==> flow/design.v <==
module SR16(
    input                   clk,
    input                   rst_n,
    input [11:0]             in_r,  
    input [11:0]             in_i,  
    output [11:0]            out_r, 
    output [11:0]            out_i  
);
                    parameter LENGTH = 16;
    integer i;
    reg [11:0] r_bus [LENGTH-1:0];
    reg [11:0] i_bus [LENGTH-1:0];
    assign out_r = r_bus[0];
    assign out_i = i_bus[0];
    always@ (posedge clk or negedge rst_n) begin
        if(!rst_n) begin
            for(i = 0; i < LENGTH; i = i+1) begin
                r_bus[i] <= 0;
                i_bus[i] <= 0;
            end
        end
        else begin
            r_bus[LENGTH-1] <= in_r;
            i_bus[LENGTH-1] <= in_i;
            for(i = 0; i < (LENGTH-1); i = i+1) begin
                r_bus[i] <= r_bus[i+1];
                i_bus[i] <= i_bus[i+1];
            end
        end
    end
endmodule
module SR8(
    input                   clk,
    input                   rst_n,
    input [14:0]            in_r,
    input [14:0]            in_i,
    output [14:0]           out_r,
    output [14:0]           out_i
);
                    parameter LENGTH = 8;
    integer i;
    reg [14:0] r_bus [LENGTH-1:0];
    reg [14:0] i_bus [LENGTH-1:0];
    assign out_r = r_bus[0];
    assign out_i = i_bus[0];
    always@ (posedge clk or negedge rst_n) begin
        if(!rst_n) begin
            for(i = 0; i < LENGTH; i = i+1) begin
                r_bus[i] <= 0;
                i_bus[i] <= 0;
            end
        end
        else begin
            r_bus[LENGTH-1] <= in_r;
            i_bus[LENGTH-1] <= in_i;
            for(i = 0; i < (LENGTH-1); i = i+1) begin
                r_bus[i] <= r_bus[i+1];
                i_bus[i] <= i_bus[i+1];
            end
        end
    end
endmodule
module SR4(
    input                   clk,
    input                   rst_n,
    input [15:0]            in_r,
    input [15:0]            in_i,
    output [15:0]           out_r,
    output [15:0]           out_i
);
                    parameter LENGTH = 4;
    integer i;
    reg [15:0] r_bus [LENGTH-1:0];
    reg [15:0] i_bus [LENGTH-1:0];
    assign out_r = r_bus[0];
    assign out_i = i_bus[0];
    always@ (posedge clk or negedge rst_n) begin
        if(!rst_n) begin
            for(i = 0; i < LENGTH; i = i+1) begin
                r_bus[i] <= 0;
                i_bus[i] <= 0;
            end
        end
        else begin
            r_bus[LENGTH-1] <= in_r;
            i_bus[LENGTH-1] <= in_i;
            for(i = 0; i < (LENGTH-1); i = i+1) begin
                r_bus[i] <= r_bus[i+1];
                i_bus[i] <= i_bus[i+1];
            end
        end
    end
endmodule
module SR2(
    input                   clk,
    input                   rst_n,
    input [16:0]            in_r,
    input [16:0]            in_i,
    output [16:0]           out_r,
    output [16:0]           out_i
);
                    parameter LENGTH = 2;
    integer i;
    reg [16:0] r_bus [LENGTH-1:0];
    reg [16:0] i_bus [LENGTH-1:0];
    assign out_r = r_bus[0];
    assign out_i = i_bus[0];
    always@ (posedge clk or negedge rst_n) begin
        if(!rst_n) begin
            for(i = 0; i < LENGTH; i = i+1) begin
                r_bus[i] <= 0;
                i_bus[i] <= 0;
            end
        end
        else begin
            r_bus[LENGTH-1] <= in_r;
            i_bus[LENGTH-1] <= in_i;
            for(i = 0; i < (LENGTH-1); i = i+1) begin
                r_bus[i] <= r_bus[i+1];
                i_bus[i] <= i_bus[i+1];
            end
        end
    end
endmodule
module SR1(
    input                   clk,
    input                   rst_n,
    input [17:0]            in_r,
    input [17:0]            in_i,
    output [17:0]           out_r,
    output [17:0]           out_i
);
                    parameter LENGTH = 1;
    integer i;
    reg [17:0] r_bus [LENGTH-1:0];
    reg [17:0] i_bus [LENGTH-1:0];
    assign out_r = r_bus[0];
    assign out_i = i_bus[0];
    always@ (posedge clk or negedge rst_n) begin
        if(!rst_n) begin
            for(i = 0; i < LENGTH; i = i+1) begin
                r_bus[i] <= 0;
                i_bus[i] <= 0;
            end
        end
        else begin
            r_bus[LENGTH-1] <= in_r;
            i_bus[LENGTH-1] <= in_i;
            for(i = 0; i < (LENGTH-1); i = i+1) begin
                r_bus[i] <= r_bus[i+1];
                i_bus[i] <= i_bus[i+1];
            end
        end
    end
endmodule
module CTRL16(
    input                       clk,
    input                       rst_n,
    input                       valid_i,
    input signed [10:0]          data_in_r,  
    input signed [10:0]          data_in_i,  
    output reg                  valid_o,         
    output reg [1:0]            state,
    output reg signed [10:0]     data_out_r,  
    output reg signed [10:0]     data_out_i,  
    output reg signed [7:0]     WN_r,
    output reg signed [7:0]     WN_i
);
    parameter IDLE      = 2'b00;
    parameter FIRST     = 2'b01;
    parameter SECOND    = 2'b10;
    parameter WAITING   = 2'b11;
    reg [8:0] count, next_count;
    reg [1:0] next_state;
    reg next_valid_o;
    always@(*) begin
        next_count = count;
        next_state = state;
        next_valid_o = valid_o;
        case(state)
            IDLE: begin
                next_count = 0;
                if(valid_i) begin
                    next_state = WAITING;
                    next_count = 1;
                end
            end
            WAITING: begin
                next_count = count + 1;
                if(count == 16) begin
                    next_state = FIRST;
                    next_valid_o = 1;
                end
            end
            FIRST: begin
                next_count = count + 1;
                if(count == 32) begin
                    next_state = SECOND;
                end
            end
            SECOND: begin
                next_count = count + 1;
                if(count == 48) begin
                    if(valid_i) begin
                        next_state = FIRST;
                        next_count = 17;
                    end
                    else begin
                        next_state = IDLE;
                        next_count = 0;
                        next_valid_o = 0;
                    end
                end
            end
        endcase
    end
    always@(*) begin
        case(count)
            33: begin
                WN_r = 8'b01000000;
                WN_i = 8'b00000000;
            end
            34: begin
                WN_r = 8'b00111110;
                WN_i = 8'b11110011;
            end
            35: begin
                WN_r = 8'b00111011;
                WN_i = 8'b11100111;
            end
            36: begin
                WN_r = 8'b00110101;
                WN_i = 8'b11011100;
            end
            37: begin
                WN_r = 8'b00101101;
                WN_i = 8'b11010010;
            end
            38: begin
                WN_r = 8'b00100011;
                WN_i = 8'b11001010;
            end
            39: begin
                WN_r = 8'b00011000;
                WN_i = 8'b11000100;
            end
            40: begin
                WN_r = 8'b00001100;
                WN_i = 8'b11000001;
            end
            41: begin
                WN_r = 8'b00000000;
                WN_i = 8'b11000000;
            end
            42: begin
                WN_r = 8'b11110011;
                WN_i = 8'b11000001;
            end
            43: begin
                WN_r = 8'b11100111;
                WN_i = 8'b11000100;
            end
            44: begin
                WN_r = 8'b11011100;
                WN_i = 8'b11001010;
            end
            45: begin
                WN_r = 8'b11010010;
                WN_i = 8'b11010010;
            end
            46: begin
                WN_r = 8'b11001010;
                WN_i = 8'b11011100;
            end
            47: begin
                WN_r = 8'b11000100;
                WN_i = 8'b11100111;
            end
            48: begin
                WN_r = 8'b11000001;
                WN_i = 8'b11110011;
            end
            default: begin
                WN_r = 8'b00000000;
                WN_i = 8'b00000000;
            end
        endcase
    end
    always@(posedge clk or negedge rst_n) begin
        if(!rst_n) begin
            state <= IDLE;
            count <= 0;
            data_out_r <= 0;
            data_out_i <= 0;
            valid_o <= 0;
        end
        else begin
            state <= next_state;
            count <= next_count;
            data_out_r <= data_in_r;
            data_out_i <= data_in_i;
            valid_o <= next_valid_o;
        end
    end
endmodule
module CTRL8(
    input                       clk,
    input                       rst_n,
    input                       valid_i,
    input signed [13:0]         data_in_r,
    input signed [13:0]         data_in_i,
    output reg                  valid_o,         
    output reg [1:0]            state,
    output reg signed [13:0]    data_out_r,
    output reg signed [13:0]    data_out_i,
    output reg signed [7:0]     WN_r,
    output reg signed [7:0]     WN_i
);
    parameter IDLE      = 2'b00;
    parameter FIRST     = 2'b01;
    parameter SECOND    = 2'b10;
    parameter WAITING   = 2'b11;
    reg [8:0] count, next_count;
    reg [1:0] next_state;
    reg next_valid_o;
    always@(*) begin
        next_count = count;
        next_state = state;
        next_valid_o = valid_o;
        case(state)
            IDLE: begin
                next_count = 0;
                if(valid_i) begin
                    next_state = WAITING;
                    next_count = 1;
                end
            end
            WAITING: begin
                next_count = count + 1;
                if(count == 8) begin
                    next_state = FIRST;
                    next_valid_o = 1;
                end
            end
            FIRST: begin
                next_count = count + 1;
                if(count == 16) begin
                    next_state = SECOND;
                end
            end
            SECOND: begin
                next_count = count + 1;
                if(count == 24) begin
                    if(valid_i) begin
                        next_state = FIRST;
                        next_count = 9;
                    end
                    else begin
                        next_state = IDLE;
                        next_count = 0;
                        next_valid_o = 0;
                    end
                end
            end
        endcase
    end
    always@(*) begin
        case(count)
            17: begin
                WN_r = 8'b01000000;
                WN_i = 8'b00000000;
            end
            18: begin
                WN_r = 8'b00111011;
                WN_i = 8'b11100111;
            end
            19: begin
                WN_r = 8'b00101101;
                WN_i = 8'b11010010;
            end
            20: begin
                WN_r = 8'b00011000;
                WN_i = 8'b11000100;
            end
            21: begin
                WN_r = 8'b00000000;
                WN_i = 8'b11000000;
            end
            22: begin
                WN_r = 8'b11100111;
                WN_i = 8'b11000100;
            end
            23: begin
                WN_r = 8'b11010010;
                WN_i = 8'b11010010;
            end
            24: begin
                WN_r = 8'b11000100;
                WN_i = 8'b11100111;
            end
            default: begin
                WN_r = 8'b00000000;
                WN_i = 8'b00000000;
            end
        endcase
    end
    always@(posedge clk or negedge rst_n) begin
        if(!rst_n) begin
            state <= IDLE;
            count <= 0;
            data_out_r <= 0;
            data_out_i <= 0;
            valid_o <= 0;
        end
        else begin
            state <= next_state;
            count <= next_count;
            data_out_r <= data_in_r;
            data_out_i <= data_in_i;
            valid_o <= next_valid_o;
        end
    end
endmodule
module CTRL4(
    input                       clk,
    input                       rst_n,
    input                       valid_i,
    input signed [14:0]         data_in_r,
    input signed [14:0]         data_in_i,
    output reg                  valid_o,         
    output reg [1:0]            state,
    output reg signed [14:0]    data_out_r,
    output reg signed [14:0]    data_out_i,
    output reg [7:0]            WN_r,
    output reg [7:0]            WN_i
);
    parameter IDLE      = 2'b00;
    parameter FIRST     = 2'b01;
    parameter SECOND    = 2'b10;
    parameter WAITING   = 2'b11;
    parameter ZERO      = 2'b00;
    parameter ONE       = 2'b01;
    parameter TWO       = 2'b10;
    parameter THREE     = 2'b11;
    reg [8:0] count, next_count;
    reg [1:0] next_state;
    reg next_valid_o;
    always@(*) begin
        next_count = count;
        next_state = state;
        next_valid_o = valid_o;
        case(state)
            IDLE: begin
                next_count = 0;
                if(valid_i) begin
                    next_state = WAITING;
                    next_count = 1;
                end
            end
            WAITING: begin
                next_count = count + 1;
                if(count == 4) begin
                    next_state = FIRST;
                    next_valid_o = 1;
                end
            end
            FIRST: begin
                next_count = count + 1;
                if(count == 8) begin
                    next_state = SECOND;
                end
            end
            SECOND: begin
                next_count = count + 1;
                if(count == 12) begin
                    if(valid_i) begin
                        next_state = FIRST;
                        next_count = 5;
                    end
                    else begin
                        next_state = IDLE;
                        next_count = 0;
                        next_valid_o = 0;
                    end
                end
            end
        endcase
    end
    always@(*) begin
        case(count)
            9: begin
                WN_r = 8'b01000000;
                WN_i = 8'b00000000;
            end
            10: begin
                WN_r = 8'b00101101;
                WN_i = 8'b11010010;
            end
            11: begin
                WN_r = 8'b00000000;
                WN_i = 8'b11000000;
            end
            12: begin
                WN_r = 8'b11010010;
                WN_i = 8'b11010010;
            end
            default: begin
                WN_r = 8'b00000000;
                WN_i = 8'b00000000;
            end
        endcase
    end
    always@(posedge clk or negedge rst_n) begin
        if(!rst_n) begin
            state <= IDLE;
            count <= 0;
            data_out_r <= 0;
            data_out_i <= 0;
            valid_o <= 0;
        end
        else begin
            state <= next_state;
            count <= next_count;
            data_out_r <= data_in_r;
            data_out_i <= data_in_i;
            valid_o <= next_valid_o;
        end
    end
endmodule
module CTRL2(
    input                       clk,
    input                       rst_n,
    input                       valid_i,
    input signed [15:0]         data_in_r,
    input signed [15:0]         data_in_i,
    output reg                  valid_o,         
    output reg [1:0]            state,
    output reg signed [15:0]    data_out_r,
    output reg signed [15:0]    data_out_i,
    output reg [1:0]            WN
);
    parameter IDLE      = 2'b00;
    parameter FIRST     = 2'b01;
    parameter SECOND    = 2'b10;
    parameter WAITING   = 2'b11;
    parameter ZERO      = 2'b00;
    parameter ONE       = 2'b01;
    parameter TWO       = 2'b10;
    parameter THREE     = 2'b11;
    reg [8:0] count, next_count;
    reg [1:0] next_state;
    reg next_valid_o;
    always@(*) begin
        next_count = count;
        next_state = state;
        next_valid_o = valid_o;
        case(state)
            IDLE: begin
                next_count = 0;
                if(valid_i) begin
                    next_state = WAITING;
                    next_count = 1;
                end
            end
            WAITING: begin
                next_count = count + 1;
                if(count == 2) begin
                    next_state = FIRST;
                    next_valid_o = 1;
                end
            end
            FIRST: begin
                next_count = count + 1;
                if(count == 4) begin
                    next_state = SECOND;
                end
            end
            SECOND: begin
                next_count = count + 1;
                if(count == 6) begin
                    if(valid_i) begin
                        next_state = FIRST;
                        next_count = 3;
                    end
                    else begin
                        next_state = IDLE;
                        next_count = 0;
                        next_valid_o = 0;
                    end
                end
            end
        endcase
    end
    always@(*) begin
        case(count)
            5:      WN = ZERO;  
            6:      WN = ONE;   
            default: WN = ZERO;
        endcase
    end
    always@(posedge clk or negedge rst_n) begin
        if(!rst_n) begin
            state <= IDLE;
            count <= 0;
            data_out_r <= 0;
            data_out_i <= 0;
            valid_o <= 0;
        end
        else begin
            state <= next_state;
            count <= next_count;
            data_out_r <= data_in_r;
            data_out_i <= data_in_i;
            valid_o <= next_valid_o;
        end
    end
endmodule
module CTRL1(
    input                       clk,
    input                       rst_n,
    input                       valid_i,
    input signed [16:0]         data_in_r,
    input signed [16:0]         data_in_i,
    output reg                  valid_o,         
    output reg [1:0]            state,
    output reg signed [16:0]    data_out_r,
    output reg signed [16:0]    data_out_i
);
    parameter IDLE      = 2'b00;
    parameter FIRST     = 2'b01;
    parameter SECOND    = 2'b10;
    parameter WAITING   = 2'b11;
    reg [8:0] count, next_count;
    reg [1:0] next_state;
    reg next_valid_o;
    always@(*) begin
        next_count = count;
        next_state = state;
        next_valid_o = valid_o;
        case(state)
            IDLE: begin
                next_count = 0;
                if(valid_i) begin
                    next_state = WAITING;
                    next_count = 1;
                end
            end
            WAITING: begin
                next_count = count + 1;
                if(count == 1) begin
                    next_state = FIRST;
                    next_valid_o = 1;
                end
            end
            FIRST: begin
                next_count = count + 1;
                if(count == 2) begin
                    next_state = SECOND;
                end
            end
            SECOND: begin
                next_count = count + 1;
                if(count == 3) begin
                    if(valid_i) begin
                        next_state = FIRST;
                        next_count = 2;
                    end
                    else begin
                        next_state = IDLE;
                        next_count = 0;
                        next_valid_o = 0;
                    end
                end
            end
        endcase
    end
    always@(posedge clk or negedge rst_n) begin
        if(!rst_n) begin
            state <= IDLE;
            count <= 0;
            data_out_r <= 0;
            data_out_i <= 0;
            valid_o <= 0;
        end
        else begin
            state <= next_state;
            count <= next_count;
            data_out_r <= data_in_r;
            data_out_i <= data_in_i;
            valid_o <= next_valid_o;
        end
    end
endmodule
module BUTTERFLY_R2_1(
    input [1:0]                 state,
    input signed [10:0]          A_r,
    input signed [10:0]          A_i,
    input signed [11:0]          B_r,
    input signed [11:0]          B_i,
    input signed [7:0]          WN_r,
    input signed [7:0]          WN_i,
    output reg signed [13:0]    out_r,
    output reg signed [13:0]    out_i,
    output reg signed [11:0]     SR_r,
    output reg signed [11:0]     SR_i
);
    parameter IDLE      = 2'b00;
    parameter FIRST     = 2'b01;
    parameter SECOND    = 2'b10;
    parameter WAITING   = 2'b11;
    wire signed [19:0] mul13, mul24, mul14, mul23;
    wire signed [20:0] tempA, tempB;
    wire signed [11:0] A_ext_r, A_ext_i;
    wire signed [12:0] ApB_r, ApB_i;
    wire signed [12:0] AmB_r, AmB_i;
    assign A_ext_r = {A_r[10], A_r};
    assign A_ext_i = {A_i[10], A_i};
    assign ApB_r = A_ext_r + B_r;
    assign ApB_i = A_ext_i + B_i;
    assign AmB_r = B_r - A_ext_r;
    assign AmB_i = B_i - A_ext_i;
    assign mul13 = B_r * WN_r;
    assign mul24 = B_i * WN_i;
    assign mul14 = B_r * WN_i;
    assign mul23 = B_i * WN_r;
    assign tempA = mul13 - mul24;
    assign tempB = mul14 + mul23;
    always@(*) begin
        case(state)          
            IDLE: begin
                out_r = 0;
                out_i = 0;
                SR_r = 0;
                SR_i = 0;
            end
            WAITING: begin
                out_r = 0;
                out_i = 0;
                SR_r = A_ext_r;
                SR_i = A_ext_i;
            end
            FIRST: begin
                out_r = {ApB_r[12:0], 1'b0};
                out_i = {ApB_i[12:0], 1'b0};
                SR_r = AmB_r[11:0];  
                SR_i = AmB_i[11:0];
            end
            SECOND: begin
                out_r = {tempA[18:5]};
                out_i = {tempB[18:5]};
                SR_r = A_ext_r;
                SR_i = A_ext_i;
            end
            default: begin
                out_r = 0;
                out_i = 0;
                SR_r = 0;
                SR_i = 0;
            end
        endcase
    end
endmodule
module BUTTERFLY_R2_2(
    input [1:0]                 state,
    input signed [13:0]         A_r,
    input signed [13:0]         A_i,
    input signed [14:0]         B_r,
    input signed [14:0]         B_i,
    input signed [7:0]          WN_r,
    input signed [7:0]          WN_i,
    output reg signed [14:0]    out_r,
    output reg signed [14:0]    out_i,
    output reg signed [14:0]    SR_r,
    output reg signed [14:0]    SR_i
);
    parameter IDLE      = 2'b00;
    parameter FIRST     = 2'b01;
    parameter SECOND    = 2'b10;
    parameter WAITING   = 2'b11;
    wire signed [22:0] mul13, mul24, mul14, mul23;
    wire signed [23:0] tempA, tempB;
    assign mul13 = B_r * WN_r;
    assign mul24 = B_i * WN_i;
    assign mul14 = B_r * WN_i;
    assign mul23 = B_i * WN_r;
    assign tempA = mul13 - mul24;
    assign tempB = mul14 + mul23;
    always@(*) begin
        case(state)          
            IDLE: begin
                out_r = 0;
                out_i = 0;
                SR_r = 0;
                SR_i = 0;
            end
            WAITING: begin
                out_r = 0;
                out_i = 0;
                SR_r = {A_r[13], A_r};
                SR_i = {A_i[13], A_i};
            end
            FIRST: begin
                out_r = $signed({A_r[13], A_r}) + B_r;
                out_i = $signed({A_i[13], A_i}) + B_i;
                SR_r = B_r - $signed({A_r[13], A_r});  
                SR_i = B_i - $signed({A_i[13], A_i});
            end
            SECOND: begin
                out_r = tempA[20:6];
                out_i = tempB[20:6];
                SR_r = {A_r[13], A_r};
                SR_i = {A_i[13], A_i};
            end
            default: begin
                out_r = 0;
                out_i = 0;
                SR_r = 0;
                SR_i = 0;
            end
        endcase
    end
endmodule
module BUTTERFLY_R2_3(
    input [1:0]                 state,
    input signed [14:0]         A_r,
    input signed [14:0]         A_i,
    input signed [15:0]         B_r,
    input signed [15:0]         B_i,
    input signed [7:0]          WN_r,
    input signed [7:0]          WN_i,
    output reg signed [15:0]    out_r,
    output reg signed [15:0]    out_i,
    output reg signed [15:0]    SR_r,
    output reg signed [15:0]    SR_i
);
    parameter IDLE      = 2'b00;
    parameter FIRST     = 2'b01;
    parameter SECOND    = 2'b10;
    parameter WAITING   = 2'b11;
    parameter ZERO      = 2'b00;
    parameter ONE       = 2'b01;
    parameter TWO       = 2'b10;
    parameter THREE     = 2'b11;
    wire signed [23:0] mul13, mul24, mul14, mul23;
    wire signed [24:0] tempA, tempB;
    assign mul13 = B_r * WN_r;
    assign mul24 = B_i * WN_i;
    assign mul14 = B_r * WN_i;
    assign mul23 = B_i * WN_r;
    assign tempA = mul13 - mul24;
    assign tempB = mul14 + mul23;
    always@(*) begin
        case(state)          
            IDLE: begin
                out_r = 0;
                out_i = 0;
                SR_r = 0;
                SR_i = 0;
            end
            WAITING: begin
                out_r = 0;
                out_i = 0;
                SR_r = {A_r[14], A_r};
                SR_i = {A_i[14], A_i};
            end
            FIRST: begin
                out_r = $signed({A_r[14], A_r}) + B_r;
                out_i = $signed({A_i[14], A_i}) + B_i;
                SR_r = B_r - $signed({A_r[14], A_r});  
                SR_i = B_i - $signed({A_i[14], A_i});
            end
            SECOND: begin
                out_r = tempA[21:6];
                out_i = tempB[21:6];
                SR_r = {A_r[14], A_r};
                SR_i = {A_i[14], A_i};
            end
            default: begin
                out_r = 0;
                out_i = 0;
                SR_r = 0;
                SR_i = 0;
            end
        endcase
    end
endmodule
module BUTTERFLY_R2_4(
    input [1:0]                 state,
    input signed [15:0]         A_r,
    input signed [15:0]         A_i,
    input signed [16:0]         B_r,
    input signed [16:0]         B_i,
    input [1:0]                 WN,
    output reg signed [16:0]    out_r,
    output reg signed [16:0]    out_i,
    output reg signed [16:0]    SR_r,
    output reg signed [16:0]    SR_i
);
    parameter IDLE      = 2'b00;
    parameter FIRST     = 2'b01;
    parameter SECOND    = 2'b10;
    parameter WAITING   = 2'b11;
    parameter ZERO      = 2'b00;
    parameter ONE       = 2'b01;
    parameter TWO       = 2'b10;
    parameter THREE     = 2'b11;
    wire [16:0] B_r_neg;
    assign B_r_neg = ~B_r + 1;
    always@(*) begin
        case(state)          
            IDLE: begin
                out_r = 0;
                out_i = 0;
                SR_r = 0;
                SR_i = 0;
            end
            WAITING: begin
                out_r = 0;
                out_i = 0;
                SR_r = {A_r[15], A_r};
                SR_i = {A_i[15], A_i};
            end
            FIRST: begin
                out_r = $signed({A_r[15], A_r}) + B_r;
                out_i = $signed({A_i[15], A_i}) + B_i;
                SR_r = B_r - $signed({A_r[15], A_r});  
                SR_i = B_i - $signed({A_i[15], A_i});
            end
            SECOND: begin
                case(WN)
                    ZERO: begin
                        out_r = B_r;
                        out_i = B_i;
                    end
                    ONE: begin
                        out_r = B_i;
                        out_i = B_r_neg;
                    end
                    default: begin
                        out_r = B_r;
                        out_i = B_i;
                    end
                endcase
                SR_r = {A_r[15], A_r};
                SR_i = {A_i[15], A_i};
            end
            default: begin
                out_r = 0;
                out_i = 0;
                SR_r = 0;
                SR_i = 0;
            end
        endcase
    end
endmodule
module BUTTERFLY_R2_5(
    input [1:0]                 state,
    input signed [16:0]         A_r,
    input signed [16:0]         A_i,
    input signed [17:0]         B_r,
    input signed [17:0]         B_i,
    output reg signed [16:0]    out_r,
    output reg signed [16:0]    out_i,
    output reg signed [17:0]    SR_r,
    output reg signed [17:0]    SR_i
);
    parameter IDLE      = 2'b00;
    parameter FIRST     = 2'b01;
    parameter SECOND    = 2'b10;
    parameter WAITING   = 2'b11;
    always@(*) begin
        case(state)          
            IDLE: begin
                out_r = 0;
                out_i = 0;
                SR_r = 0;
                SR_i = 0;
            end
            WAITING: begin
                out_r = 0;
                out_i = 0;
                SR_r = {A_r[16], A_r};
                SR_i = {A_i[16], A_i};
            end
            FIRST: begin
                out_r = $signed({A_r[16], A_r}) + B_r[17:0];
                out_i = $signed({A_i[16], A_i}) + B_i[17:0];
                SR_r = B_r - $signed({A_r[16], A_r});  
                SR_i = B_i - $signed({A_i[16], A_i});
            end
            SECOND: begin
                out_r = B_r[16:0];
                out_i = B_i[16:0];
                SR_r = {A_r[16], A_r};
                SR_i = {A_i[16], A_i};
            end
            default: begin
                out_r = 0;
                out_i = 0;
                SR_r = 0;
                SR_i = 0;
            end
        endcase
    end
endmodule
module STAGE1(
    input                   clk,
    input                   rst_n,
    input                   valid_i,
    input signed [10:0]      data_in_r,
    input signed [10:0]      data_in_i,
    output                  valid_o,
    output signed [13:0]    data_out_r,
    output signed [13:0]    data_out_i
);
    reg  [10:0] data_in_r_r, data_in_i_r;
    reg  valid_i_r;
    wire [1:0] state_bus;
    wire [7:0] WN_r_bus, WN_i_bus;
    wire [11:0] SR_r_bus, SR_i_bus;
    wire [11:0] FB_r_bus, FB_i_bus;
    wire [10:0] data_r_bus, data_i_bus;
    CTRL16 Control_unit(
        .clk(clk),
        .rst_n(rst_n),
        .valid_i(valid_i_r),
        .data_in_r(data_in_r_r),
        .data_in_i(data_in_i_r),
        .valid_o(valid_o),
        .state(state_bus),
        .data_out_r(data_r_bus),
        .data_out_i(data_i_bus),
        .WN_r(WN_r_bus),
        .WN_i(WN_i_bus)
    );
    SR16 shiftregister(
        .clk(clk),
        .rst_n(rst_n),
        .in_r(SR_r_bus),
        .in_i(SR_i_bus),
        .out_r(FB_r_bus),
        .out_i(FB_i_bus)
    );
    BUTTERFLY_R2_1 butterfly(
        .state(state_bus),
        .A_r(data_r_bus),
        .A_i(data_i_bus),
        .B_r(FB_r_bus),
        .B_i(FB_i_bus),
        .WN_r(WN_r_bus),
        .WN_i(WN_i_bus),
        .out_r(data_out_r),
        .out_i(data_out_i),
        .SR_r(SR_r_bus),
        .SR_i(SR_i_bus)
    );
    always@(posedge clk or negedge rst_n) begin
        if(!rst_n) begin
            data_in_r_r <= 0;
            data_in_i_r <= 0;
            valid_i_r <= 0;
        end
        else begin
            data_in_r_r <= data_in_r;
            data_in_i_r <= data_in_i;
            valid_i_r <= valid_i;
        end
    end
endmodule
module STAGE2(
    input                   clk,
    input                   rst_n,
    input                   valid_i,
    input signed [13:0]     data_in_r,
    input signed [13:0]     data_in_i,
    output                  valid_o,
    output signed [14:0]    data_out_r,
    output signed [14:0]    data_out_i
);
    reg  [13:0] data_in_r_r, data_in_i_r;
    reg  valid_i_r;
    wire [1:0] state_bus;
    wire [7:0] WN_r_bus, WN_i_bus;
    wire [14:0] SR_r_bus, SR_i_bus;
    wire [14:0] FB_r_bus, FB_i_bus;
    wire [13:0] data_r_bus, data_i_bus;
    CTRL8 Control_unit(
        .clk(clk),
        .rst_n(rst_n),
        .valid_i(valid_i_r),
        .data_in_r(data_in_r_r),
        .data_in_i(data_in_i_r),
        .valid_o(valid_o),
        .state(state_bus),
        .data_out_r(data_r_bus),
        .data_out_i(data_i_bus),
        .WN_r(WN_r_bus),
        .WN_i(WN_i_bus)
    );
    SR8 shiftregister(
        .clk(clk),
        .rst_n(rst_n),
        .in_r(SR_r_bus),
        .in_i(SR_i_bus),
        .out_r(FB_r_bus),
        .out_i(FB_i_bus)
    );
    BUTTERFLY_R2_2 butterfly(
        .state(state_bus),
        .A_r(data_r_bus),
        .A_i(data_i_bus),
        .B_r(FB_r_bus),
        .B_i(FB_i_bus),
        .WN_r(WN_r_bus),
        .WN_i(WN_i_bus),
        .out_r(data_out_r),
        .out_i(data_out_i),
        .SR_r(SR_r_bus),
        .SR_i(SR_i_bus)
    );
    always@(posedge clk or negedge rst_n) begin
        if(!rst_n) begin
            data_in_r_r <= 0;
            data_in_i_r <= 0;
            valid_i_r <= 0;
        end
        else begin
            data_in_r_r <= data_in_r;
            data_in_i_r <= data_in_i;
            valid_i_r <= valid_i;
        end
    end
endmodule
module STAGE3(
    input                   clk,
    input                   rst_n,
    input                   valid_i,
    input signed [14:0]     data_in_r,
    input signed [14:0]     data_in_i,
    output                  valid_o,
    output signed [15:0]    data_out_r,
    output signed [15:0]    data_out_i
);
    reg  [14:0] data_in_r_r, data_in_i_r;
    reg  valid_i_r;
    wire [1:0] state_bus;
    wire [7:0] WN_r_bus, WN_i_bus;
    wire [15:0] SR_r_bus, SR_i_bus;
    wire [15:0] FB_r_bus, FB_i_bus;
    wire [14:0] data_r_bus, data_i_bus;
    CTRL4 Control_unit(
        .clk(clk),
        .rst_n(rst_n),
        .valid_i(valid_i_r),
        .data_in_r(data_in_r_r),
        .data_in_i(data_in_i_r),
        .valid_o(valid_o),
        .state(state_bus),
        .data_out_r(data_r_bus),
        .data_out_i(data_i_bus),
        .WN_r(WN_r_bus),
        .WN_i(WN_i_bus)
    );
    SR4 shiftregister(
        .clk(clk),
        .rst_n(rst_n),
        .in_r(SR_r_bus),
        .in_i(SR_i_bus),
        .out_r(FB_r_bus),
        .out_i(FB_i_bus)
    );
    BUTTERFLY_R2_3 butterfly(
        .state(state_bus),
        .A_r(data_r_bus),
        .A_i(data_i_bus),
        .B_r(FB_r_bus),
        .B_i(FB_i_bus),
        .WN_r(WN_r_bus),
        .WN_i(WN_i_bus),
        .out_r(data_out_r),
        .out_i(data_out_i),
        .SR_r(SR_r_bus),
        .SR_i(SR_i_bus)
    );
    always@(posedge clk or negedge rst_n) begin
        if(!rst_n) begin
            data_in_r_r <= 0;
            data_in_i_r <= 0;
            valid_i_r <= 0;
        end
        else begin
            data_in_r_r <= data_in_r;
            data_in_i_r <= data_in_i;
            valid_i_r <= valid_i;
        end
    end
endmodule
module STAGE4(
    input                   clk,
    input                   rst_n,
    input                   valid_i,
    input signed [15:0]     data_in_r,
    input signed [15:0]     data_in_i,
    output                  valid_o,
    output signed [16:0]    data_out_r,
    output signed [16:0]    data_out_i
);
    reg  [15:0] data_in_r_r, data_in_i_r;
    reg  valid_i_r;
    wire [1:0] state_bus;
    wire [1:0] WN;
    wire [16:0] SR_r_bus, SR_i_bus;
    wire [16:0] FB_r_bus, FB_i_bus;
    wire [15:0] data_r_bus, data_i_bus;
    CTRL2 Control_unit(
        .clk(clk),
        .rst_n(rst_n),
        .valid_i(valid_i_r),
        .data_in_r(data_in_r_r),
        .data_in_i(data_in_i_r),
        .valid_o(valid_o),
        .state(state_bus),
        .data_out_r(data_r_bus),
        .data_out_i(data_i_bus),
        .WN(WN)
    );
    SR2 shiftregister(
        .clk(clk),
        .rst_n(rst_n),
        .in_r(SR_r_bus),
        .in_i(SR_i_bus),
        .out_r(FB_r_bus),
        .out_i(FB_i_bus)
    );
    BUTTERFLY_R2_4 butterfly(
        .state(state_bus),
        .A_r(data_r_bus),
        .A_i(data_i_bus),
        .B_r(FB_r_bus),
        .B_i(FB_i_bus),
        .WN(WN),
        .out_r(data_out_r),
        .out_i(data_out_i),
        .SR_r(SR_r_bus),
        .SR_i(SR_i_bus)
    );
    always@(posedge clk or negedge rst_n) begin
        if(!rst_n) begin
            data_in_r_r <= 0;
            data_in_i_r <= 0;
            valid_i_r <= 0;
        end
        else begin
            data_in_r_r <= data_in_r;
            data_in_i_r <= data_in_i;
            valid_i_r <= valid_i;
        end
    end
endmodule
module STAGE5(
    input                   clk,
    input                   rst_n,
    input                   valid_i,
    input signed [16:0]     data_in_r,
    input signed [16:0]     data_in_i,
    output                  valid_o,
    output signed [16:0]    data_out_r,
    output signed [16:0]    data_out_i
);
    reg  [16:0] data_in_r_r, data_in_i_r;
    reg  valid_i_r;
    wire [1:0] state_bus;
    wire [17:0] SR_r_bus, SR_i_bus;
    wire [17:0] FB_r_bus, FB_i_bus;
    wire [16:0] data_r_bus, data_i_bus;
    CTRL1 Control_unit(
        .clk(clk),
        .rst_n(rst_n),
        .valid_i(valid_i_r),
        .data_in_r(data_in_r_r),
        .data_in_i(data_in_i_r),
        .valid_o(valid_o),
        .state(state_bus),
        .data_out_r(data_r_bus),
        .data_out_i(data_i_bus)
    );
    SR1 shiftregister(
        .clk(clk),
        .rst_n(rst_n),
        .in_r(SR_r_bus),
        .in_i(SR_i_bus),
        .out_r(FB_r_bus),
        .out_i(FB_i_bus)
    );
    BUTTERFLY_R2_5 butterfly(
        .state(state_bus),
        .A_r(data_r_bus),
        .A_i(data_i_bus),
        .B_r(FB_r_bus),
        .B_i(FB_i_bus),
        .out_r(data_out_r),
        .out_i(data_out_i),
        .SR_r(SR_r_bus),
        .SR_i(SR_i_bus)
    );
    always@(posedge clk or negedge rst_n) begin
        if(!rst_n) begin
            data_in_r_r <= 0;
            data_in_i_r <= 0;
            valid_i_r <= 0;
        end
        else begin
            data_in_r_r <= data_in_r;
            data_in_i_r <= data_in_i;
            valid_i_r <= valid_i;
        end
    end
endmodule
module SORTING(
    clk,
    rst_n,
    start_sorting,
    out_r,
    out_i,
    answer,
    seq
);
input                 clk, rst_n, start_sorting;
input  [16:0]         out_r;
input  [16:0]         out_i;
output [16:0]         answer;
output reg            seq;
integer i, j;
reg [8:0] count, next_count;
reg next_finish;
reg [16:0] answer_moved;
reg start, next_start;
reg [16:0] result[0:63];
reg [16:0] next_result_r[0:31];
reg [16:0] next_result_i[0:31];
assign answer = answer_moved;
always@(*) begin
    next_count = count;
    next_finish = seq;
    next_start = start;
    if(start_sorting || start) begin
        next_count = count + 1; 
        next_start = 1;
    end
    case(count)
        32: answer_moved = result[0];
        33: answer_moved = result[1];
        34: answer_moved = result[2];
        35: answer_moved = result[3];
        36: answer_moved = result[4];
        37: answer_moved = result[5];
        38: answer_moved = result[6];
        39: answer_moved = result[7];
        40: answer_moved = result[8];
        41: answer_moved = result[9];
        42: answer_moved = result[10];
        43: answer_moved = result[11];
        44: answer_moved = result[12];
        45: answer_moved = result[13];
        46: answer_moved = result[14];
        47: answer_moved = result[15];
        48: answer_moved = result[16];
        49: answer_moved = result[17];
        50: answer_moved = result[18];
        51: answer_moved = result[19];
        52: answer_moved = result[20];
        53: answer_moved = result[21];
        54: answer_moved = result[22];
        55: answer_moved = result[23];
        56: answer_moved = result[24];
        57: answer_moved = result[25];
        58: answer_moved = result[26];
        59: answer_moved = result[27];
        60: answer_moved = result[28];
        61: answer_moved = result[29];
        62: answer_moved = result[30];
        63: answer_moved = result[31];
        64: answer_moved = result[32];
        65: answer_moved = result[33];
        66: answer_moved = result[34];
        67: answer_moved = result[35];
        68: answer_moved = result[36];
        69: answer_moved = result[37];
        70: answer_moved = result[38];
        71: answer_moved = result[39];
        72: answer_moved = result[40];
        73: answer_moved = result[41];
        74: answer_moved = result[42];
        75: answer_moved = result[43];
        76: answer_moved = result[44];
        77: answer_moved = result[45];
        78: answer_moved = result[46];
        79: answer_moved = result[47];
        80: answer_moved = result[48];
        81: answer_moved = result[49];
        82: answer_moved = result[50];
        83: answer_moved = result[51];
        84: answer_moved = result[52];
        85: answer_moved = result[53];
        86: answer_moved = result[54];
        87: answer_moved = result[55];
        88: answer_moved = result[56];
        89: answer_moved = result[57];
        90: answer_moved = result[58];
        91: answer_moved = result[59];
        92: answer_moved = result[60];
        93: answer_moved = result[61];
        94: answer_moved = result[62];
        95: answer_moved = result[63];
        default: begin
            answer_moved = 0;
        end    
    endcase
    if(count == 31) next_finish = 1;
    if(count == 95) begin
        next_finish = 0;
        next_start = 0;
        next_count = 0;
    end
end
always@(*) begin
    for (i = 0; i < 32; i = i+1) begin
        next_result_r[i] = result[i];
        next_result_i[i] = result[i+32];
    end
    case(count)
        0 : begin
            if(start_sorting) begin
                next_result_r[0] = out_r;
                next_result_i[0] = out_i;
            end
        end
        1 : begin
            next_result_r[16] = out_r;
            next_result_i[16] = out_i;
        end
        2 : begin
            next_result_r[8] = out_r;
            next_result_i[8] = out_i;
        end
        3 : begin
            next_result_r[24] = out_r;
            next_result_i[24] = out_i;
        end
        4 : begin
            next_result_r[4] = out_r;
            next_result_i[4] = out_i;
        end
        5 : begin
            next_result_r[20] = out_r;
            next_result_i[20] = out_i;
        end
        6 : begin
            next_result_r[12] = out_r;
            next_result_i[12] = out_i;
        end
        7 : begin
            next_result_r[28] = out_r;
            next_result_i[28] = out_i;
        end
        8 : begin
            next_result_r[2] = out_r;
            next_result_i[2] = out_i;
        end
        9 : begin
            next_result_r[18] = out_r;
            next_result_i[18] = out_i;
        end
        10 : begin
            next_result_r[10] = out_r;
            next_result_i[10] = out_i;
        end
        11 : begin
            next_result_r[26] = out_r;
            next_result_i[26] = out_i;
        end
        12 : begin
            next_result_r[6] = out_r;
            next_result_i[6] = out_i;
        end
        13 : begin
            next_result_r[22] = out_r;
            next_result_i[22] = out_i;
        end
        14 : begin
            next_result_r[14] = out_r;
            next_result_i[14] = out_i;
        end
        15 : begin
            next_result_r[30] = out_r;
            next_result_i[30] = out_i;
        end
        16 : begin
            next_result_r[1] = out_r;
            next_result_i[1] = out_i;
        end
        17 : begin
            next_result_r[17] = out_r;
            next_result_i[17] = out_i;
        end
        18 : begin
            next_result_r[9] = out_r;
            next_result_i[9] = out_i;
        end
        19 : begin
            next_result_r[25] = out_r;
            next_result_i[25] = out_i;
        end
        20 : begin
            next_result_r[5] = out_r;
            next_result_i[5] = out_i;
        end
        21 : begin
            next_result_r[21] = out_r;
            next_result_i[21] = out_i;
        end
        22 : begin
            next_result_r[13] = out_r;
            next_result_i[13] = out_i;
        end
        23 : begin
            next_result_r[29] = out_r;
            next_result_i[29] = out_i;
        end
        24 : begin
            next_result_r[3] = out_r;
            next_result_i[3] = out_i;
        end
        25 : begin
            next_result_r[19] = out_r;
            next_result_i[19] = out_i;
        end
        26 : begin
            next_result_r[11] = out_r;
            next_result_i[11] = out_i;
        end
        27 : begin
            next_result_r[27] = out_r;
            next_result_i[27] = out_i;
        end
        28 : begin
            next_result_r[7] = out_r;
            next_result_i[7] = out_i;
        end
        29 : begin
            next_result_r[23] = out_r;
            next_result_i[23] = out_i;
        end
        30 : begin
            next_result_r[15] = out_r;
            next_result_i[15] = out_i;
        end
        31 : begin
            next_result_r[31] = out_r;
            next_result_i[31] = out_i;
        end
        default: begin
            for (i = 0; i < 32; i = i+1) begin
                next_result_r[i] = result[i];
                next_result_i[i] = result[i+32];
            end
        end
    endcase
end
always@(posedge clk or negedge rst_n) begin
    if(!rst_n)begin
        count <= 0;
        seq <= 0;
        start <= 0;
        for (i = 0; i < 32; i = i+1) begin
            result[i] <= 0;
            result[i+32] <= 0;
        end
    end
    else begin
        count <= next_count;
        seq <= next_finish;
        start <= next_start;
        for (i = 0; i < 32; i = i+1) begin
            result[i] <= next_result_r[i];
            result[i+32] <= next_result_i[i];
        end
    end
end
endmodule
module FFT(
    input                   clk,
    input                   rst_n,
    input                   valid_i,
    input signed [10:0]      x_r,
    output                  finish,
    output signed [16:0]    answer
);
    wire [0:3] valid_o_bus;
    wire [13:0] data_r_bus_1, data_i_bus_1;
    wire [14:0] data_r_bus_2, data_i_bus_2;
    wire [15:0] data_r_bus_3, data_i_bus_3;
    wire [16:0] data_r_bus_4, data_i_bus_4;
    wire [16:0] X_r, X_i;
    wire         done;
    STAGE1 stg1(
        .clk(clk),
        .rst_n(rst_n),
        .valid_i(valid_i),
        .data_in_r(x_r),
        .data_in_i(11'd0),
        .valid_o(valid_o_bus[0]),
        .data_out_r(data_r_bus_1),
        .data_out_i(data_i_bus_1)
    );
    STAGE2 stg2(
        .clk(clk),
        .rst_n(rst_n),
        .valid_i(valid_o_bus[0]),
        .data_in_r(data_r_bus_1),
        .data_in_i(data_i_bus_1),
        .valid_o(valid_o_bus[1]),
        .data_out_r(data_r_bus_2),
        .data_out_i(data_i_bus_2)
    );
    STAGE3 stg3(
        .clk(clk),
        .rst_n(rst_n),
        .valid_i(valid_o_bus[1]),
        .data_in_r(data_r_bus_2),
        .data_in_i(data_i_bus_2),
        .valid_o(valid_o_bus[2]),
        .data_out_r(data_r_bus_3),
        .data_out_i(data_i_bus_3)
    );
    STAGE4 stg4(
        .clk(clk),
        .rst_n(rst_n),
        .valid_i(valid_o_bus[2]),
        .data_in_r(data_r_bus_3),
        .data_in_i(data_i_bus_3),
        .valid_o(valid_o_bus[3]),
        .data_out_r(data_r_bus_4),
        .data_out_i(data_i_bus_4)
    );
    STAGE5 stg5(
        .clk(clk),
        .rst_n(rst_n),
        .valid_i(valid_o_bus[3]),
        .data_in_r(data_r_bus_4),
        .data_in_i(data_i_bus_4),
        .valid_o(done),
        .data_out_r(X_r),
        .data_out_i(X_i)
    );
    SORTING sort(
        .clk(clk),
        .rst_n(rst_n),
        .start_sorting(done),
        .out_r(X_r),
        .out_i(X_i),
        .answer(answer),
        .seq(finish)
);
endmodule
-- Step by step through the tools: FFT
Each step is given for the RTL above and for the edited RTL.
Lines under "unedited" count in the file above, lines under "edited" in the edited file.
"difference": "edited" minus "unedited" as printed here. "relative change": 100 x difference / "unedited".
Library cell names are shortened.
The mark n/a stands for no value.
- design top: FFT
- clock: clk
- cell library: sky130hd
- corner: tt_025C_1v80

-- The edit
The edit as a unified diff against the file above.
This change comes from a script, not from a designer. The edited design behaves differently; no optimisation was intended.
begin of diff
@@ -783,5 +783,5 @@
     assign mul24 = B_i * WN_i;
     assign mul14 = B_r * WN_i;
-    assign mul23 = B_i * WN_r;
+    assign mul23 = B_i & WN_r;
     assign tempA = mul13 - mul24;
     assign tempB = mul14 + mul23;
end of diff

-- Word-level counts
Source: Yosys, flattened and elaborated. Widths are those after wreduce. Registers that Yosys merges into a memory's read port (data or address) are not register bits. Print and check cells do not count.
Yosys's memory passes give these memory sizes; they may raise the number of words (mostly to a power of two), join words into wider ones and drop unused or constant bits.
- operators by class (what ; unedited ; edited ; difference ; relative change (%)):
    add/subtract/negate cells ; 31 ; 31 ; 0 ; 0.00
    $mul ; 12 ; 11 ; -1 ; -8.33
    eq/ne operators ; 154 ; 154 ; 0 ; 0.00
    muxes and demuxes ; 104 ; 104 ; 0 ; 0.00
    bitwise logic cells ; 6 ; 7 ; +1 ; +16.67
    reduce/logical cells ; 44 ; 44 ; 0 ; 0.00
- operators by type and width (operator ; unedited ; edited ; difference ; relative change (%)):
    multiplier 15 x 8 -> 21 bit ; 4 ; 3 ; -1 ; -25.00
    adder 21 bit ; 1 ; 0 ; -1 ; -100.00
    adder 21 x 15 -> 21 bit ; 0 ; 1 ; +1 ; n/a
    AND 15 x 8 -> 15 bit ; 0 ; 1 ; +1 ; n/a
    equality test 9 x 6 -> 1 bit with constant B ; 34 ; 34 ; 0 ; 0.00
    equality test 9 x 7 -> 1 bit with constant B ; 32 ; 32 ; 0 ; 0.00
    2-to-1 mux 1 bit ; 30 ; 30 ; 0 ; 0.00
    2-to-1 mux 2 bit ; 22 ; 22 ; 0 ; 0.00
    OR reduction 2 bit ; 21 ; 21 ; 0 ; 0.00
    != test 2 bit with constant B ; 20 ; 20 ; 0 ; 0.00
    equality test 9 x 5 -> 1 bit with constant B ; 19 ; 19 ; 0 ; 0.00
    equality test 9 x 4 -> 1 bit with constant B ; 14 ; 14 ; 0 ; 0.00
    equality test 2 bit with constant B ; 10 ; 10 ; 0 ; 0.00
    AND reduction 4 bit ; 10 ; 10 ; 0 ; 0.00
    equality test 9 x 3 -> 1 bit with constant B ; 7 ; 7 ; 0 ; 0.00
    2-to-1 mux 9 bit ; 7 ; 7 ; 0 ; 0.00
    adder 9 x 1 -> 9 bit with constant B ; 6 ; 6 ; 0 ; 0.00
    equality test 2 x 1 -> 1 bit with constant B ; 6 ; 6 ; 0 ; 0.00
    case mux 17 bit (select 3 bit) ; 6 ; 6 ; 0 ; 0.00
    equality test 9 x 2 -> 1 bit with constant B ; 5 ; 5 ; 0 ; 0.00
    zero test 2 bit ; 5 ; 5 ; 0 ; 0.00
    != test 2 x 1 -> 1 bit with constant B ; 5 ; 5 ; 0 ; 0.00
    inverter 1 bit ; 5 ; 5 ; 0 ; 0.00
    case mux 1 bit (select 2 bit) ; 5 ; 5 ; 0 ; 0.00
    case mux 2 bit (select 4 bit) ; 5 ; 5 ; 0 ; 0.00
    case mux 9 bit (select 3 bit) ; 5 ; 5 ; 0 ; 0.00
    multiplier 12 x 8 -> 19 bit ; 4 ; 4 ; 0 ; 0.00
    multiplier 16 x 8 -> 22 bit ; 4 ; 4 ; 0 ; 0.00
Not every row of either side is listed.
- word-level totals (what ; unedited ; edited ; difference ; relative change (%)):
    bits in registers ; 2290 ; 2290 ; 0 ; 0.00
    bits in read-only memories ; 1504 ; 1504 ; 0 ; 0.00
    memories kept ; 2 ; 2 ; 0 ; 0.00
    bits of input ports ; 14 ; 14 ; 0 ; 0.00
    output and inout port bits ; 18 ; 18 ; 0 ; 0.00
    word-level cells ; 520 ; 520 ; 0 ; 0.00
- memory list (what ; unedited ; edited):
    shape (words x width / read and write ports) ; 64x16 r1 w0; 32x15 r1 w0 ; 64x16 r1 w0; 32x15 r1 w0

-- Logic depth
Longest topological path by Yosys (ltp), each cell counted once; first at word level (registers and memories cut), then after technology mapping (sequential cells cut; the memories' decode and read muxes count).
- depth (what ; unedited ; edited ; difference ; relative change (%)):
    word-level depth ; 6 ; 6 ; 0 ; 0.00
    ABC_AREA ; 0 ; 0 ; n/a ; n/a
    depth in mapped cells ; 31 ; 34 ; +3 ; +9.68
    gate-level depth less buffers ; 30 ; 29 ; -1 ; -3.33

-- Synthesis result
Source: synth_stat.txt of the flow (Yosys; design flattened, memories mapped). It holds for the ABC_AREA given above (unset counts as 0); a run with the other value may have another netlist.
- cell types (cell type ; unedited ; edited ; difference ; relative change (%)):
    o21ai_0 ; 1258 ; 1098 ; -160 ; -12.72
    nand2_1 ; 1764 ; 1631 ; -133 ; -7.54
    inv_1 ; 1649 ; 1529 ; -120 ; -7.28
    fa_1 ; 1065 ; 958 ; -107 ; -10.05
    o21ai_1 ; 3 ; 108 ; +105 ; +3500.00
    a21oi_1 ; 320 ; 387 ; +67 ; +20.94
    clkbuf_1 ; 680 ; 633 ; -47 ; -6.91
    o31ai_1 ; 80 ; 35 ; -45 ; -56.25
    and2_1 ; 428 ; 397 ; -31 ; -7.24
    a22o_1 ; 139 ; 169 ; +30 ; +21.58
    or2_2 ; 44 ; 24 ; -20 ; -45.45
    ha_1 ; 723 ; 704 ; -19 ; -2.63
    nor2_1 ; 594 ; 613 ; +19 ; +3.20
    a22oi_1 ; 282 ; 267 ; -15 ; -5.32
    nor3_1 ; 118 ; 103 ; -15 ; -12.71
    or3_1 ; 48 ; 63 ; +15 ; +31.25
    nand3_1 ; 111 ; 124 ; +13 ; +11.71
    nor2b_1 ; 61 ; 49 ; -12 ; -19.67
Not every row of either side is listed.
- synthesis totals (what ; unedited ; edited ; difference ; relative change (%)):
    mapped cells ; 13070 ; 12599 ; -471 ; -3.60
    mapped area (um^2) ; 133276.6 ; 129429.1 ; -3847.5 ; -2.89
    sequential area (um^2) ; 57511.4 ; 57511.4 ; 0.0 ; 0.00
    flip-flop cells ; 2298 ; 2298 ; 0 ; 0.00
    buffer cells ; 710 ; 670 ; -40 ; -5.63
By module: a second synthesis without flattening, with its own total; a netlist apart from the flattened one above.
- second synthesis, totals (what ; unedited ; edited ; difference ; relative change (%)):
    cell total of the unflattened synthesis ; 13020 ; 12570 ; -450 ; -3.46
    area (unflattened synthesis) (um^2) ; 145203.0 ; 141649.6 ; -3553.4 ; -2.45
Each row is one instance without its submodules.
- by module, unedited (module ; times used ; cells ; area (um^2) ; sequential area (um^2)):
    SORTING ; 1 ; 3490 ; 47862.2 ; 27501.4
    BUTTERFLY_R2_3 ; 1 ; 2374 ; 20095.5 ; 0.0
    BUTTERFLY_R2_2 ; 1 ; 2265 ; 19119.6 ; 0.0
    BUTTERFLY_R2_1 ; 1 ; 1887 ; 16060.4 ; 0.0
    SR16 ; 1 ; 384 ; 9609.2 ; 9609.2
    SR8 ; 1 ; 240 ; 6005.8 ; 6005.8
    BUTTERFLY_R2_4 ; 1 ; 719 ; 4712.0 ; 0.0
    BUTTERFLY_R2_5 ; 1 ; 663 ; 4294.1 ; 0.0
    SR4 ; 1 ; 128 ; 3203.1 ; 3203.1
    SR2 ; 1 ; 68 ; 1701.6 ; 1701.6
    CTRL8 ; 1 ; 134 ; 1650.3 ; 1001.0
    CTRL16 ; 1 ; 157 ; 1612.8 ; 850.8
    CTRL1 ; 1 ; 106 ; 1567.8 ; 1151.1
    CTRL4 ; 1 ; 121 ; 1562.7 ; 1051.0
unedited: Modules not listed: 8.
- by module, edited (module ; times used ; cells ; area (um^2) ; sequential area (um^2)):
    SORTING ; 1 ; 3490 ; 47862.2 ; 27501.4
    BUTTERFLY_R2_3 ; 1 ; 2376 ; 20241.9 ; 0.0
    BUTTERFLY_R2_1 ; 1 ; 1887 ; 16060.4 ; 0.0
    BUTTERFLY_R2_2 ; 1 ; 1813 ; 15419.8 ; 0.0
    SR16 ; 1 ; 384 ; 9609.2 ; 9609.2
    SR8 ; 1 ; 240 ; 6005.8 ; 6005.8
    BUTTERFLY_R2_4 ; 1 ; 719 ; 4712.0 ; 0.0
    BUTTERFLY_R2_5 ; 1 ; 663 ; 4294.1 ; 0.0
    SR4 ; 1 ; 128 ; 3203.1 ; 3203.1
    SR2 ; 1 ; 68 ; 1701.6 ; 1701.6
    CTRL8 ; 1 ; 134 ; 1650.3 ; 1001.0
    CTRL16 ; 1 ; 157 ; 1612.8 ; 850.8
    CTRL1 ; 1 ; 106 ; 1567.8 ; 1151.1
    CTRL4 ; 1 ; 121 ; 1562.7 ; 1051.0
edited: Modules not listed: 8.

-- Timing after synthesis
Path of least setup slack by OpenSTA after synthesis, without wires, with an ideal clock, recovery checks aside; 20% of the period is set as input and as output delay. Where synthesis merged equal registers, the netlist keeps one of their names.
- timing post-synthesis (what ; unedited ; edited ; difference ; relative change (%)):
    kind ; register to register ; register to register ; n/a ; n/a
    start point ; reg stg2.Control_unit.count[5] ; reg stg2.Control_unit.count[5] ; n/a ; n/a
    end point ; reg stg3.data_in_i_r[14] ; reg stg3.data_in_r_r[14] ; n/a ; n/a
    clock period (ns) ; 10.0 ; 10.0 ; 0.0 ; 0.00
    setup time (ns) ; 0.121 ; 0.138 ; +0.017 ; n/a
    time at the first pin (ns) ; 0.000 ; 0.000 ; 0.000 ; n/a
    arrival time (ns) ; 7.451 ; 7.418 ; -0.033 ; -0.44
    data required time (ns) ; 9.879 ; 9.862 ; -0.017 ; -0.17
    slack (ns) ; 2.428 ; 2.444 ; +0.016 ; n/a
    delay of the path (ns) ; 7.572 ; 7.556 ; -0.016 ; -0.21
    driving pins on the path ; 24 ; 30 ; +6 ; +25.00
    buffers on the path ; 3 ; 4 ; +1 ; +33.33
    synthesis period reached (ns) ; 7.572 ; 7.556 ; -0.016 ; -0.21
"delay of the path" = arrival - input delay + setup time.
"driving pins on the path": output pins that drive a net of the path, with the launching flip-flop's if there is one; two outputs of one cell count as two.
"synthesis period reached" = period - worst setup slack (recovery checks aside). The figure is calculated, with input and output delays left at 20% of the set period.
Between the ends stands the longest chain of elaborated cells between them, by number of cells; it is not shown to be the way that was timed. Of several equally long chains one is given.
Each line given opens the expression or statement behind the cell; cells for indexed reads and writes are added by Yosys, which also makes memories of some case tables.
On the way, post-synthesis, unedited:
- path through: dfrtp_1 > or4_4 > or2_2 > clkbuf_1 > a21oi_1 > clkbuf_1 > clkbuf_1 > nand2_1 > fa_1 > fa_1 > inv_1 > fa_1 > fa_1 > fa_1 > fa_1 > ha_1 > a21o_1 > a21oi_1 > nor4b_1 > o32ai_2 > o41a_2 > a311o_2 > xnor2_1 > a22o_1
- cells in the longest elaborated chain at 5
- noted elaborated cells between the ends (all ways): 6
- RTL lines with such cells: 5
- those cells by class: 1 x add/sub; 2 x mul; 2 x mux; 1 x reduce/logical
- RTL lines, path post-synthesis, unedited (what ; RTL line ; text):
    start, declared ; 323 ; reg [8:0] count, next_count;
    start, assigned ; 410 ; count <= 0;
    start, assigned ; 417 ; count <= next_count;
    zero test 4 bit ; 368 ; case(count)
    2-to-1 mux 16 bit ; 368 ;
    multiplier 15 x 8 -> 21 bit ; 784 ; assign mul14 = B_r * WN_i;
    adder 21 bit ; 787 ; assign tempB = mul14 + mul23;
    case mux 15 bit (select 3 bit) ; 789 ; case(state)
    end, assigned ; 1188 ; data_in_i_r <= 0;
    end, assigned ; 1193 ; data_in_i_r <= data_in_i;
    end, declared ; 1144 ; reg  [14:0] data_in_r_r, data_in_i_r;
On the way, post-synthesis, edited:
- path through: dfrtp_1 > or4_4 > a211o_1 > clkbuf_1 > nor2_1 > clkbuf_1 > inv_2 > clkbuf_1 > nor2_1 > clkbuf_1 > and2_1 > fa_1 > inv_1 > fa_1 > fa_1 > fa_1 > fa_1 > inv_1 > fa_1 > inv_1 > ha_1 > o21a_1 > o21ai_0 > nand2b_1 > and3_1 > a41o_1 > o41ai_2 > o21ai_1 > xnor2_1 > o22ai_1
- cells in the longest elaborated chain at 5
- noted elaborated cells between the ends (all ways): 6
- RTL lines with such cells: 5
- those cells by class: 1 x add/sub; 2 x mul; 2 x mux; 1 x reduce/logical
- RTL lines, path post-synthesis, edited (what ; RTL line ; text):
    start, declared ; 323 ; reg [8:0] count, next_count;
    start, assigned ; 410 ; count <= 0;
    start, assigned ; 417 ; count <= next_count;
    zero test 4 bit ; 368 ; case(count)
    2-to-1 mux 16 bit ; 368 ;
    multiplier 15 x 8 -> 21 bit ; 782 ; assign mul13 = B_r * WN_r;
    subtractor 21 bit ; 786 ; assign tempA = mul13 - mul24;
    case mux 15 bit (select 3 bit) ; 789 ; case(state)
    end, assigned ; 1187 ; data_in_r_r <= 0;
    end, assigned ; 1192 ; data_in_r_r <= data_in_r;
    end, declared ; 1144 ; reg  [14:0] data_in_r_r, data_in_i_r;

-- Path in the finished layout
From the final timing report of each run of pair 1: the path of least setup slack in the routed layout; clock arrival at registers is part of the times.
- timing post-layout (what ; unedited ; edited ; difference ; relative change (%)):
    kind ; register to register ; register to output ; n/a ; n/a
    start point ; reg stg2.Control_unit.count[5] ; reg sort.count[2] ; n/a ; n/a
    end point ; reg stg3.data_in_r_r[14] ; out answer[2] ; n/a ; n/a
    clock period (ns) ; 10.0 ; 10.0 ; 0.0 ; 0.00
    external output delay (ns) ; n/a ; 2.00 ; n/a ; n/a
    setup time (ns) ; 0.15 ; n/a ; n/a ; n/a
    time at the first pin (ns) ; 0.88 ; 1.00 ; +0.12 ; +13.64
    arrival time (ns) ; 9.38 ; 6.59 ; -2.79 ; -29.74
    data required time (ns) ; 10.72 ; 8.00 ; -2.72 ; -25.37
    slack (ns) ; 1.34 ; 1.41 ; +0.07 ; n/a
    driving pins on the path ; 25 ; 12 ; -13 ; -52.00
    buffers on the path ; 1 ; 3 ; +2 ; +200.00
Between the ends stands the longest chain of elaborated cells between them, by number of cells; it is not shown to be the way that was timed. Of several equally long chains one is given.
On the way, post-layout, unedited:
- path through: dfrtp_1 > nor4_1 > nand2_1 > a21o_1 > a21oi_2 > buf_4 > nand2_1 > fa_1 > fa_1 > inv_1 > fa_1 > fa_1 > fa_1 > inv_1 > fa_1 > inv_1 > ha_1 > a2111o_1 > a211oi_1 > o21bai_1 > o21ai_0 > a21oi_1 > a31oi_1 > xnor2_1 > o22ai_1
- cells in the longest elaborated chain at 5
- noted elaborated cells between the ends (all ways): 6
- RTL lines with such cells: 5
- those cells by class: 1 x add/sub; 2 x mul; 2 x mux; 1 x reduce/logical
- RTL lines, path post-layout, unedited (what ; RTL line ; text):
    start, declared ; 323 ; reg [8:0] count, next_count;
    start, assigned ; 410 ; count <= 0;
    start, assigned ; 417 ; count <= next_count;
    zero test 4 bit ; 368 ; case(count)
    2-to-1 mux 16 bit ; 368 ;
    multiplier 15 x 8 -> 21 bit ; 782 ; assign mul13 = B_r * WN_r;
    subtractor 21 bit ; 786 ; assign tempA = mul13 - mul24;
    case mux 15 bit (select 3 bit) ; 789 ; case(state)
    end, assigned ; 1187 ; data_in_r_r <= 0;
    end, assigned ; 1192 ; data_in_r_r <= data_in_r;
    end, declared ; 1144 ; reg  [14:0] data_in_r_r, data_in_i_r;
On the way, post-layout, edited:
- path through: dfrtp_1 > nand2_1 > nor2_1 > nand2_1 > nor2_2 > buf_4 > buf_4 > a221oi_1 > o2111ai_1 > nor4_1 > nand4_1 > clkdlybuf4s50_1
- cells in the longest elaborated chain at 2
- noted elaborated cells between the ends (all ways): 65
- those cells by class: 64 x eq/ne; 1 x mux
- RTL lines, path post-layout, edited (what ; RTL line ; text):
    start, declared ; 1334 ; reg [8:0] count, next_count;
    start, assigned ; 1572 ; count <= 0;
    start, assigned ; 1581 ; count <= next_count;
    equality test 9 x 7 -> 1 bit ; 1350 ; case(count)
    case mux 17 bit (select 64 bit) ; 1350 ;
    end, declared ; 1597 ; output signed [16:0]    answer

-- Measured runs
Runs of the flow (Yosys, OpenROAD) on both versions; the two runs of a pair have the same settings. The constraints put input and output delay at 20% of the set period each and load the outputs with 0.01 pF.
Flow settings, pair 1:
- noted period_ns: 10.0
- CAP_MARGIN: 20
- noted CORE_MARGIN: 2
- noted CORE_UTILIZATION: 40
- SLEW_MARGIN at 20
- results, pair 1 (what ; unedited ; edited ; difference ; relative change (%)):
    cell area after synthesis (um^2) ; 133276.6 ; 129429.1 ; -3847.5 ; -2.89
    full die area (um^2) ; 337823.0 ; 328140.0 ; -9683.0 ; -2.87
    area of the standard cells in the finished layout (um^2) ; 147847.0 ; 144034.0 ; -3813.0 ; -2.58
    final utilization ; 0.447 ; 0.448 ; +0.001 ; n/a
    worst setup slack after layout (ns) ; 1.340 ; 1.413 ; +0.073 ; n/a
    final setup TNS (ns) ; 0.000 ; 0.000 ; 0.000 ; n/a
    final worst hold slack (ns) ; 0.273 ; 0.207 ; -0.066 ; n/a
    power (W) ; 0.019395 ; 0.019313 ; -0.000082 ; -0.42
    period reached (ns) ; 8.660 ; 8.587 ; -0.073 ; -0.84
Flow settings, pair 2:
- CAP_MARGIN: 25
- CELL_PAD_IN_SITES_DETAIL_PLACEMENT at 0
- noted CORE_ASPECT_RATIO: 0.59
- noted CORE_MARGIN: 5
- noted CORE_UTILIZATION: 67
- CTS_CLUSTER_SIZE at 13
- PLACE_DENSITY at 0.69
- SETUP_SLACK_MARGIN: 1.75
- SLEW_MARGIN at 20
- noted period_ns: 10.0
- results, pair 2 (what ; unedited ; edited ; difference ; relative change (%)):
    cell area after synthesis (um^2) ; 133276.6 ; 129429.1 ; -3847.5 ; -2.89
    full die area (um^2) ; 208251.0 ; 202374.0 ; -5877.0 ; -2.82
    area of the standard cells in the finished layout (um^2) ; 144043.0 ; 139763.0 ; -4280.0 ; -2.97
    final utilization ; 0.73 ; 0.731 ; +0.001 ; n/a
    worst setup slack after layout (ns) ; 1.743 ; 1.955 ; +0.212 ; n/a
    final setup TNS (ns) ; 0.000 ; 0.000 ; 0.000 ; n/a
    final worst hold slack (ns) ; 0.308 ; 0.308 ; 0.000 ; n/a
    power (W) ; 0.017389 ; 0.017029 ; -0.000360 ; -2.07
    period reached (ns) ; 8.257 ; 8.045 ; -0.212 ; -2.57
"period reached" is the run's clock period less its worst setup slack. It is reckoned from that one timing run; input and output delays stay at 20% of the period that was set.
"power" rests on the timing tool's default activity at the inputs, not on a simulated workload.
